==> flow/design.v <==
`timescale 1ns / 1ps
 module PWM(
    input clk,
	 input rst,
	 input  wire   [2:0] ctr,
	 output reg 	pwm_left_out,				 
	 output reg    pwm_right_out,           
	 output reg [3:0] ctr_dir_out       
    );
	 reg  [19:0]  countleft; 
	 reg  [19:0]  countright; 
	 reg [19:0]left;
	 reg [19:0]right;
	 always@(posedge clk)
	 if(rst)
		begin
		left<=20'h0;
		right<=20'h0;
		ctr_dir_out<=4'b0000;
		end
	 else
	 casex(ctr)
		3'b000:                   
			begin
			left<=20'h24a;
			right<=20'h24a;
			ctr_dir_out<=4'b0101;
			end
		3'b110:                      
			begin
			left<=20'h24a;
			right<=20'h75;
			ctr_dir_out<=4'b0101;
			end
		3'b111:                      
			begin
			left<=20'h24a;
			right<=20'h111;
			ctr_dir_out<=4'b0101; 
			end
		3'b101:                      
			begin
			left<=20'h75;
			right<=20'h24a;
			ctr_dir_out<=4'b0101;
			end
		3'b100:                      
			begin
			left<=20'h111;
			right<=20'h24a;
			ctr_dir_out<=4'b0101;
			end
		3'b011:                      
			begin
			left<=20'h298;
			right<=20'h298;
			ctr_dir_out<=4'b1010;
			end
		3'b010:                      
			begin
			left<=20'h298;
			right<=20'h298;
			ctr_dir_out<=4'b0101;
			end
		3'b001:                      
			begin
			left<=20'h187;
			right<=20'h187;
			ctr_dir_out<=4'b0000;
			end
		endcase
	always@(posedge clk)
		if(rst)
			begin
			countleft=20'b0;
			pwm_left_out=0;
			end
		else
		begin
			countleft=countleft+1;
			if(countleft<=left)
				begin
				pwm_left_out=1;
				end
			else begin
			pwm_left_out=0;
			end
			if(countleft>=20'h30d)
			begin
			countleft=0;
			end
		end
	always@(posedge clk)
		if(rst)
			begin
			countright=20'b0;
			pwm_right_out=0;
			end
		else
		begin
			countright=countright+1;
			if(countright<=right)
				begin
				pwm_right_out=1;
				end
			else begin
			pwm_right_out=0;
			end
			if(countright>=20'h30d)
			begin
			countright=0;
			end
		end
endmodule
`timescale 1ns / 1ps
module HongWai(
	 input clk,
	 input rst,
    output reg [2:0]ctr,
	 input wire [1:0]hwsignal,
	 output reg [1:0]leds_hw
    );
	 always@(posedge clk)                  
    begin
	 if(rst)
		leds_hw<=2'b00;
	 else
	 leds_hw<=hwsignal;
	 end
	 always@(posedge clk)
		if(rst)
			ctr<=3'b000;
		else
		casex(hwsignal)
		2'b00:
			begin
			ctr<=3'b000;
			end
		2'b10:
			begin
			ctr<=3'b101;       
			end
		2'b01:
			begin
			ctr<=3'b110;
			end
		2'b11:
			begin
			ctr<=3'b000;
			end
		endcase
endmodule
`timescale 1ns / 1ps
module ChaoShengBo(
	 input clk,
	 input rst,
	 output reg [2:0]ctr,
	 output reg En_o,
	 output reg En_negedge_o,
	 output reg Trig,
	 input wire Echo,
	 input wire [1:0]hwsignal,
	output reg En_tag
    );
	 reg [23:0]count;           
	 reg [23:0]timecount;       
	 reg [23:0]keep_obstacle_time;
	 reg [23:0]keep_no_obstacle_time;     
	 reg En;                     
	 reg [31:0]turnleft_count;      
	 reg [1:0]temp;
	 reg [1:0]Echo_temp;
	 reg En_negedge;
	 reg tag;
	 reg [31:0]tag_count;      
	 reg [31:0]count_total; 
	 reg count_tag;
	 always@(posedge clk)
	 if(rst)
	 begin
	 count=24'b0;
	 Trig=1'b0;
	 end
	 else
	 begin
	 count=count+1;
	 if(count>=24'h1312d)       
		begin
		Trig=1'b1;
		end
	if(count==24'h13136)           
		begin
		Trig=1'b0;
		count=24'b0;
		end
	 end
	 always@(posedge clk)
	 if(rst)
		begin
		timecount=24'b0;
		keep_obstacle_time<=24'b0;
		En=0;
		keep_no_obstacle_time=24'b0;
		turnleft_count=32'b0;
		temp<=2'b0;
		Echo_temp<=2'b0;
		En_negedge=0;
		ctr<=3'b000;
		En_tag=0;
		tag=0;
		tag_count=0;
		count_total=0;
		count_tag=0;
		En_o<=0;
		En_negedge_o<=0;
		end
	 else
	 begin
	 keep_obstacle_time<=timecount;
	 if(Echo)
		begin
		timecount=timecount+1;
		end
	  Echo_temp[0]<=Echo;
	  Echo_temp[1]<=Echo_temp[0]; 
	  if((Echo_temp==2'b10)&&(keep_obstacle_time>=24'h1e84))
	  begin
	  timecount=24'b0;
	  En=0;
	  end
	  if((keep_obstacle_time<=24'h6b7)&&(keep_obstacle_time>=24'h4e)&&(Echo_temp==2'b10))
		begin
		timecount=24'b0;
		En=1;
		ctr<=3'b111;
		end
	 temp[0]<=En;
	 temp[1]<=temp[0];
	 if(temp==2'b10)
	 begin
	 En_negedge=1;
	 tag=1;
	 count_tag=1;
	 end
	 if(count_tag==1)
	 begin
	 count_total=count_total+1;
	 end
	 if(En_negedge&(turnleft_count<=32'h1443fd)&(turnleft_count>32'h8583b))
	 begin
	 turnleft_count=turnleft_count+1;
	  ctr<=3'b100;
	 end
	 if(En_negedge&(turnleft_count<=32'h8583b))
	 begin
	 turnleft_count=turnleft_count+1;
	  ctr<=3'b000;
	 end
	  if(En_negedge&(turnleft_count<=32'h1a39de)&(turnleft_count>32'h1443fd))
	 begin
	 turnleft_count=turnleft_count+1;
	  ctr<=3'b111;
	 end
	 if(turnleft_count>=32'h1a39de)
	 begin
	 En_negedge=0;
	 turnleft_count=32'b0;
	 end
	 if(tag==1&((hwsignal==2'b10)|(hwsignal==2'b00)))
	 begin
	 En_tag=1;
	 tag_count=tag_count+1;
	 ctr<=3'b110;
	 end
	 if(tag_count>=32'h5f5e1)
	 begin
	 En_tag=0;
	 tag_count=0;
	 tag=0;
	 count_total=0;
	 count_tag=0;
	 end
	 if(count_total>=32'h5f5e10)
	 begin
	 En_tag=0;
	 tag_count=0;
	 tag=0;
	 count_total=0;
	 count_tag=0;
	 end
	 En_o<=En;
	 En_negedge_o<=En_negedge;
	 end
endmodule
`timescale 1ns / 1ps
module Bluetooth(
    input clk,
	 input rst,
	 input Rx,
	 output Tx,
	 output reg [7:0] seg_data,
	 output [7:0] seg_slect,
	 output reg bl_En,
	 output reg [2:0] bl_ctr
    );
	 reg EnRead;
	 reg [19:0]fp;
	 reg [16:0]seg_fp;
	 reg seg_fp_clk;
	 reg [7:0]data;
	 reg [7:0]seg_data_r;
	 reg bl_En_r;
	 reg [2:0]bl_ctr_r;
	 assign seg_slect=8'hfe;
	 assign Tx=1'b0;
	 always@(posedge clk)
	 if(rst)
	 begin
	 EnRead=0;
	 fp=20'h0;
	 data=8'hfe;
	 seg_fp=17'h0;
	 seg_fp_clk=0;
	 seg_data_r=8'h0;
	 bl_En_r=0;
	 bl_ctr_r=3'b001;
	 seg_data<=8'h0;
	 bl_En<=0;
	 bl_ctr<=3'b001;
	 end
	 else
	 begin
		if(Rx==0)
			begin
				EnRead=1;
			end
		if(EnRead)
			begin
				fp=fp+1;
			end
		case(fp)
		20'h7a:
			begin
				data[0]=Rx;
			end
		20'hcb:
			begin
				data[1]=Rx;
			end
		20'h11d:
			begin
				data[2]=Rx;
			end
		20'h16e:
			begin
				data[3]=Rx;
			end
		20'h1c0:
			begin
				data[4]=Rx;
			end
		20'h211:
			begin
				data[5]=Rx;
			end	
		20'h262:
			begin
				data[6]=Rx;
			end
		20'h2b4:
			begin
				data[7]=Rx;
			end
		20'h305:               
			begin
				EnRead=0;
				fp=20'h0;
			end
		endcase
	 seg_fp=seg_fp+1;
	 if(seg_fp==17'h1fff)
		begin
		seg_fp_clk=0;
		end
		if(seg_fp==17'h3d09)
		begin
		if(seg_fp_clk==0)
		case(data)
	  8'h0:
		begin
		seg_data_r=8'b11000000;
		bl_ctr_r=3'b010;                  
		end
	  8'h1:
		begin
		seg_data_r=8'b11111001;
		bl_ctr_r=3'b111;                  
		end
	  8'h2:
		begin
		seg_data_r=8'b10100100;
		bl_ctr_r=3'b011;                  
		end
	  8'h3:
		begin
		seg_data_r=8'b10110000;
		bl_ctr_r=3'b100;                  
		end
	  8'h4:
		begin
		seg_data_r=8'b10011001;
		bl_ctr_r=3'b001;                 
		end
	  8'h5:
		begin
		seg_data_r=8'b10010010;
		bl_En_r=1;                       
		end
	  8'h6:
		begin
		seg_data_r=8'b10000010;
		bl_En_r=0;                        
		end
	  8'h7:
		begin
		seg_data_r=8'b00000111;
		end
	  8'h8:
		begin
		seg_data_r=8'b01111111;
		end
	  8'h9:
		begin
		seg_data_r=8'b01101111;
		end
	 8'hff:
		begin
		seg_data_r=8'b01110110;
		end
	 8'hfe:
		begin
		seg_data_r=8'b10001100;
		end
	  endcase
		seg_fp_clk=1;
		end
	 seg_data<=seg_data_r;
	 bl_En<=bl_En_r;
	 bl_ctr<=bl_ctr_r;
	 end
endmodule
`timescale 1ns / 1ps
module Top(
	input  clk,
	input  rst,
	output pwm_left_out,
	output pwm_right_out,
	output [3:0] ctr_dir_out,
	output [2:0] led,
	input  [1:0]hwsignal,
	output [1:0]leds_hw,
	output wire [2:0] led_pwm_ctr,
	output Trig,
	input Echo,
	output En_tag,
	output csb_En_negedge,
	input Rx,
	output Tx,
	output [7:0] data,
	output [7:0] seg_slect
    );
	wire [2:0]hw_ctr;
	wire [2:0]ctr;
	wire [2:0]bl_ctr;
	wire csb_En;                    
	wire bl_En;
	wire [2:0]csb_ctr;
	wire [2:0]middctr;
	PWM pwm(.clk(clk),
				.rst(rst),
				.ctr(ctr),
				.pwm_left_out(pwm_left_out),
				.pwm_right_out(pwm_right_out),
				.ctr_dir_out(ctr_dir_out));
	HongWai hw(.clk(clk),
					.rst(rst),
					.ctr(hw_ctr),
					.hwsignal(hwsignal),
					.leds_hw(leds_hw));
	ChaoShengBo csb(.clk(clk),
					.rst(rst),
					.ctr(csb_ctr),
					.En_o(csb_En),
					.En_negedge_o(csb_En_negedge),
					.Trig(Trig),
					.Echo(Echo),
					.hwsignal(hwsignal),
					.En_tag(En_tag)
					);
	Bluetooth bt(.clk(clk),
					.rst(rst),
					.Rx(Rx),
					.Tx(Tx),
					.seg_data(data),
					.seg_slect(seg_slect),
					.bl_ctr(bl_ctr),
					.bl_En(bl_En));
		assign middctr=(csb_En|csb_En_negedge)?csb_ctr:hw_ctr;
		assign ctr=bl_En?bl_ctr:middctr;
		assign led_pwm_ctr=csb_ctr;
		assign led=ctr;
endmodule
Step by step through the tools: Top
What the tools print for Top, step after step.
Lines are those of the file above, counted from 1.
Operators: Yosys type, input widths -> output width; for muxes data width and select width s.
Cell names lack the library's common part.
{ "inputs": {"top": "Top", "clock": "clk", "lib": "sky130hd", "lib_corner": "tt_025C_1v80"} }

Word level
Source: Yosys, flattened and elaborated, memories not mapped. Widths are those after wreduce. Registers that Yosys merges into a memory's read port (data or address) are not register bits. Print and check cells do not count.
Yosys's memory passes give these memory sizes; they may raise the number of words (mostly to a power of two), join words into wider ones and drop unused or constant bits.
{ "word_totals": {"n_memories": 1, "mem_bits_ro": 192, "regBits": 327, "out_inout_bits": 34, "clocked_rd_ports_x_width": 24, "in_bits": 6} }
{ "memory_table": {"columns": ["name", "size", "word_bits", "rd", "write_ports", "line", "text"], "rows": [
  ["(no name shown)", 8, 24, 1, 0, 22, "casex(ctr)"]
]} }
{ "op_classes": {"n_mux": 56, "reduce_and_logical": 23, "addsub": 11, "cmp": 16, "eq_ne": 28, "logic": 9} }
{ "op_table": {"columns": ["cell", "n"], "rows": [
  ["$mux 32", 11],
  ["$add 32x1->32 const B", 5],
  ["$pmux 8 s12", 1],
  ["$eq 20x10->1 const B", 4],
  ["$le 32x21->1 const B", 2],
  ["$add 20x1->20 const B", 3],
  ["$eq 20x9->1 const B", 3],
  ["$add 24x1->24 const B", 2],
  ["$ge 20x10->1 const B", 2],
  ["$le 20x20->1", 2],
  ["$mux 20", 2],
  ["$ge 32x19->1 const B", 1],
  ["$gt 32x20->1 const B", 1],
  ["$le 32x20->1 const B", 1],
  ["$ge 32x21->1 const B", 1],
  ["$gt 32x21->1 const B", 1],
  ["$ge 32x23->1 const B", 1],
  ["$eq 8x3->1 const B", 4],
  ["$mux 1", 32],
  ["$le 24x11->1 const B", 1],
  ["$ge 24x13->1 const B", 1],
  ["$ge 24x17->1 const B", 1],
  ["$eq 24x17->1 const B", 1],
  ["$ge 24x7->1 const B", 1],
  ["$mux 3", 7],
  ["$eq 20x7->1 const B", 1],
  ["$eq 20x8->1 const B", 1],
  ["$add 17x1->17 const B", 1]
]} }
Other operator kinds: 24; their cells: 49.

Longest topological paths
Depth = most cells in a row (Yosys ltp): at word level without a register or memory, in the mapped netlist without a sequential cell, where the memories' decode and read muxes count.
{ "logic_depth": {"word_depth": 18, "ABC_AREA": 1, "depth_mapped": 52, "mapped_depth_nobuf": 49} }

Netlist
The flow's flattened synthesis, as Yosys stat reports it; memories are mapped. The netlist is that of the ABC_AREA named above (0 if unset); the other value can give another one.
The area totals of this step are shown rounded.
{ "synth_totals": {"flip_flops": 304, "sequential_area_mm2": 0.00609, "mapped_cells": 2407, "buffers": 46, "yosys_area_mm2": 0.0167} }
{ "by_type": {"columns": ["cell_type", "n"], "rows": [
  ["dfxtp_1", 304],
  ["nand2_1", 433],
  ["nor2_1", 427],
  ["inv_1", 371],
  ["xor2_1", 150],
  ["nand3_1", 139],
  ["ha_1", 46],
  ["nor3_1", 99],
  ["nand4_1", 75],
  ["xnor2_1", 29],
  ["nor4_1", 33],
  ["o21ai_0", 39],
  ["a21oi_1", 36],
  ["nor2_2", 21],
  ["nand2_2", 18],
  ["buf_6", 9],
  ["buf_4", 12],
  ["clkbuf_1", 21]
]} }
Not listed: further types 40, cells in them 145.

Path before layout
OpenSTA on the mapped netlist: ideal clock, no wires. The path of least setup slack (recovery checks aside). Input and output delay are each 20% of the period. Register names are those of the netlist, which keeps one name where synthesis merged equal registers.
{ "synth_timing": {"path_type": "input to register", "from": "input Rx", "to": "register bt.seg_data[1]", "path_delay_ns": 3.657, "driving_pins": 25, "slack_ns": 4.343, "path_buffers": 1, "in_delay_ns": 2.000, "setup_ns": 0.091, "clock_period_ns": 10.0, "t_arrival_ns": 5.566, "synth_period_reached_ns": 5.657} }
"path_delay_ns" = arrival - input delay + setup time.
"driving_pins" counts driving pins, that of a launching flip-flop among them; a cell with two outputs on the path counts twice.
"synth_period_reached_ns" = period - worst setup slack (recovery checks aside). The figure is calculated, with input and output delays left at 20% of the set period.
Between the ends stands the longest chain of elaborated cells between them, by number of cells; it is not shown to be the way that was timed. Of several equally long chains one is given.
A line is the first line of the expression or statement that the cell stems from. Yosys adds cells for indexed reads and writes and turns some case tables into memories.
{ "synth_via": {"cell_sequence": "clkbuf_1 -> inv_1 -> nor2_1 -> nor3_1 -> nand3_1 -> nor3_1 -> or2_2 -> nand2_1 -> nand4_1 -> nor4_1 -> inv_1 -> nor2_1 -> nand2_1 -> o21a_1 -> nor4_1 -> inv_1 -> nor2_1 -> nand2_1 -> nor2_1 -> nor3_1 -> nand3_1 -> nand2_1 -> clkinv_1 -> nor2_1 -> a311oi_1", "elab_chain_len": 10, "cells_between": 43, "classes_between": "eq/ne (19); mux (21); reduce/logical (3)"} }
{ "synth_rtl": {"columns": ["element", "line", "text"], "rows": [
  ["start: declaration", 467, "input Rx,"],
  ["$mux 1", 333, "if(Rx==0)"],
  ["$mux 1", 317, "if(rst)"],
  ["$mux 20", 337, "if(EnRead)"],
  ["$mux 20", 317, null],
  ["$eq 20x7->1", 341, "case(fp)"],
  ["$mux 1", 341, null],
  ["$mux 1", 317, null],
  ["$eq 8x3->1", 388, "case(data)"],
  ["$reduce_bool 12->1", null, null],
  ["$reduce_and 3->1", null, null],
  ["end: assignment", 327, "seg_data<=8'h0;"],
  ["end: assignment", 447, "seg_data<=seg_data_r;"],
  ["end: declaration", 301, "output reg [7:0] seg_data,"]
]} }

Path in the finished layout
Path of least setup slack in the final report of run 2 (OpenROAD, finished layout, wires in). Where an end is a register, its clock arrival counts in the times.
{ "layout_timing": {"path_type": "register to register", "from": "register csb.turnleft_count[27]", "to": "register csb.turnleft_count[18]", "clock_period_ns": 5.86, "slack_ns": 0.51, "setup_ns": 0.07, "t_arrival_ns": 5.78, "path_buffers": 3, "driving_pins": 38} }
Between the ends stands the longest chain of elaborated cells between them, by number of cells; it is not shown to be the way that was timed. Of several equally long chains one is given.
A register here has more assigning lines than the two given.
{ "layout_via": {"cell_sequence": "dfxtp_1 -> nor2_1 -> nand2_1 -> nor2_4 -> nand2_2 -> nor2_1 -> nand2_1 -> a21oi_4 -> nand2_4 -> buf_4 -> inv_4 -> nand2_1 -> nand2_1 -> nand2_1 -> nor2_1 -> and3_1 -> nand3_1 -> nand2_4 -> (+2 left out) -> inv_1 -> buf_4 -> ha_1 -> nand2_1 -> nor3_1 -> nand3_1 -> xor2_1 -> nand2_1 -> o21ai_2 -> inv_1 -> nor2_1 -> nand2_1 -> clkinv_1 -> nand2_1 -> nand2_1 -> nand2_2 -> buf_12 -> nor2_1", "elab_chain_len": 16, "cells_between": 21, "classes_between": "add/sub (3); compare (6); mux (6); logic (5); reduce/logical (1)"} }
{ "layout_rtl": {"columns": ["element", "line", "text"], "rows": [
  ["start: declaration", 170, "reg [31:0]turnleft_count;"],
  ["start: assignment", 251, "turnleft_count=turnleft_count+1;"],
  ["start: assignment", 256, "turnleft_count=turnleft_count+1;"],
  ["$le 32x21->1", 249, "if(En_negedge&(turnleft_count<=32'h1443fd)&(turnleft_count>32'h8583b))"],
  ["$and 1x1->1 x2", 249, null],
  ["$mux 32", 249, null],
  ["$mux 32", 198, "if(rst)"],
  ["$le 32x20->1", 254, "if(En_negedge&(turnleft_count<=32'h8583b))"],
  ["$and 1x1->1", 254, null],
  ["$mux 32", 254, null],
  ["$mux 32", 198, null],
  ["$le 32x21->1", 259, "if(En_negedge&(turnleft_count<=32'h1a39de)&(turnleft_count>32'h1443fd))"],
  ["$and 1x1->1 x2", 259, null],
  ["$mux 32", 259, null],
  ["$mux 32", 198, null],
  ["$ge 32x21->1", 264, "if(turnleft_count>=32'h1a39de)"],
  ["$reduce_or 2->1", null, null],
  ["end: assignment", 256, null],
  ["end: assignment", 261, "turnleft_count=turnleft_count+1;"],
  ["end: declaration", 170, null]
]} }

Record of 3 stored runs of the RTL-to-layout flow on Top, platform sky130hd. The runs are unordered. Constraints: input delay and output delay 20% of the set period each, output load 0.01 pF.
"reached clock period" = clock period - worst setup slack. The figure is calculated, with input and output delays left at 20% of the set period.
"time of the worst setup path" = time allowed to the worst setup path (clock period - input delay - output delay, where it has them) - its slack; a late launch clock adds to it, a late capture clock takes from it.
By "power consumption" is meant OpenSTA's value without simulated activity: inputs other than the clock are taken to toggle once in ten clock periods, and the tool carries that through the logic.
The measured numbers are rounded.

==> run 1: settings <==
{ "ABC_AREA": 1, "CAP_MARGIN": 0, "CELL_PAD_IN_SITES_DETAIL_PLACEMENT": 2, "CELL_PAD_IN_SITES_GLOBAL_PLACEMENT": 3, "CORE_ASPECT_RATIO": 1.72, "CORE_MARGIN": 3, "CORE_UTILIZATION": 66, "CTS_CLUSTER_DIAMETER": 278, "CTS_CLUSTER_SIZE": 94, "GPL_ROUTABILITY_DRIVEN": 0, "GPL_TIMING_DRIVEN": 0, "HOLD_SLACK_MARGIN": 0.27, "MAX_ROUTING_LAYER": "met4", "MIN_ROUTING_LAYER": "met2", "PLACE_DENSITY": 0.66, "SLEW_MARGIN": 35, "period_ns": 15.5 }
==> run 1: results <==
unfinished; error GPL-0301 in placement

==> run 2: settings <==
{ "ABC_AREA": 1, "CAP_MARGIN": 15, "CORE_UTILIZATION": 57, "CTS_CLUSTER_DIAMETER": 280, "GPL_ROUTABILITY_DRIVEN": 1, "PLACE_DENSITY_LB_ADDON": 0.19, "period_ns": 5.86, "CORE_MARGIN": 2, "SLEW_MARGIN": 20 }
==> run 2: results <==
time of the worst setup path: 5.35 ns
type of the worst setup path: register to register
smallest hold slack: 0.456 ns
die outline area: 0.0307 mm^2
utilization after routing: 65.8 %
worst setup slack after layout: 0.514 ns
reached clock period: 5.346 ns
standard-cell area after layout: 0.0189 mm^2
sum of negative setup slack: 0.000 ns
netlist area reported by Yosys: 0.0167 mm^2
power consumption: 4470 uW

==> run 3: settings <==
{ "CAP_MARGIN": 30, "CELL_PAD_IN_SITES_DETAIL_PLACEMENT": 1, "CELL_PAD_IN_SITES_GLOBAL_PLACEMENT": 1, "CORE_MARGIN": 8, "CTS_CLUSTER_DIAMETER": 23, "GPL_TIMING_DRIVEN": 0, "HOLD_SLACK_MARGIN": -0.04, "SETUP_SLACK_MARGIN": 3.8, "period_ns": 15.6, "CORE_UTILIZATION": 40, "SLEW_MARGIN": 20 }
==> run 3: results <==
time of the worst setup path: 9.56 ns
type of the worst setup path: register to register
smallest hold slack: 0.461 ns
die outline area: 0.0474 mm^2
utilization after routing: 52.3 %
worst setup slack after layout: 6.04 ns
reached clock period: 9.564 ns
standard-cell area after layout: 0.0212 mm^2
sum of negative setup slack: 0.000 ns
netlist area reported by Yosys: 0.0163 mm^2
power consumption: 3030 uW
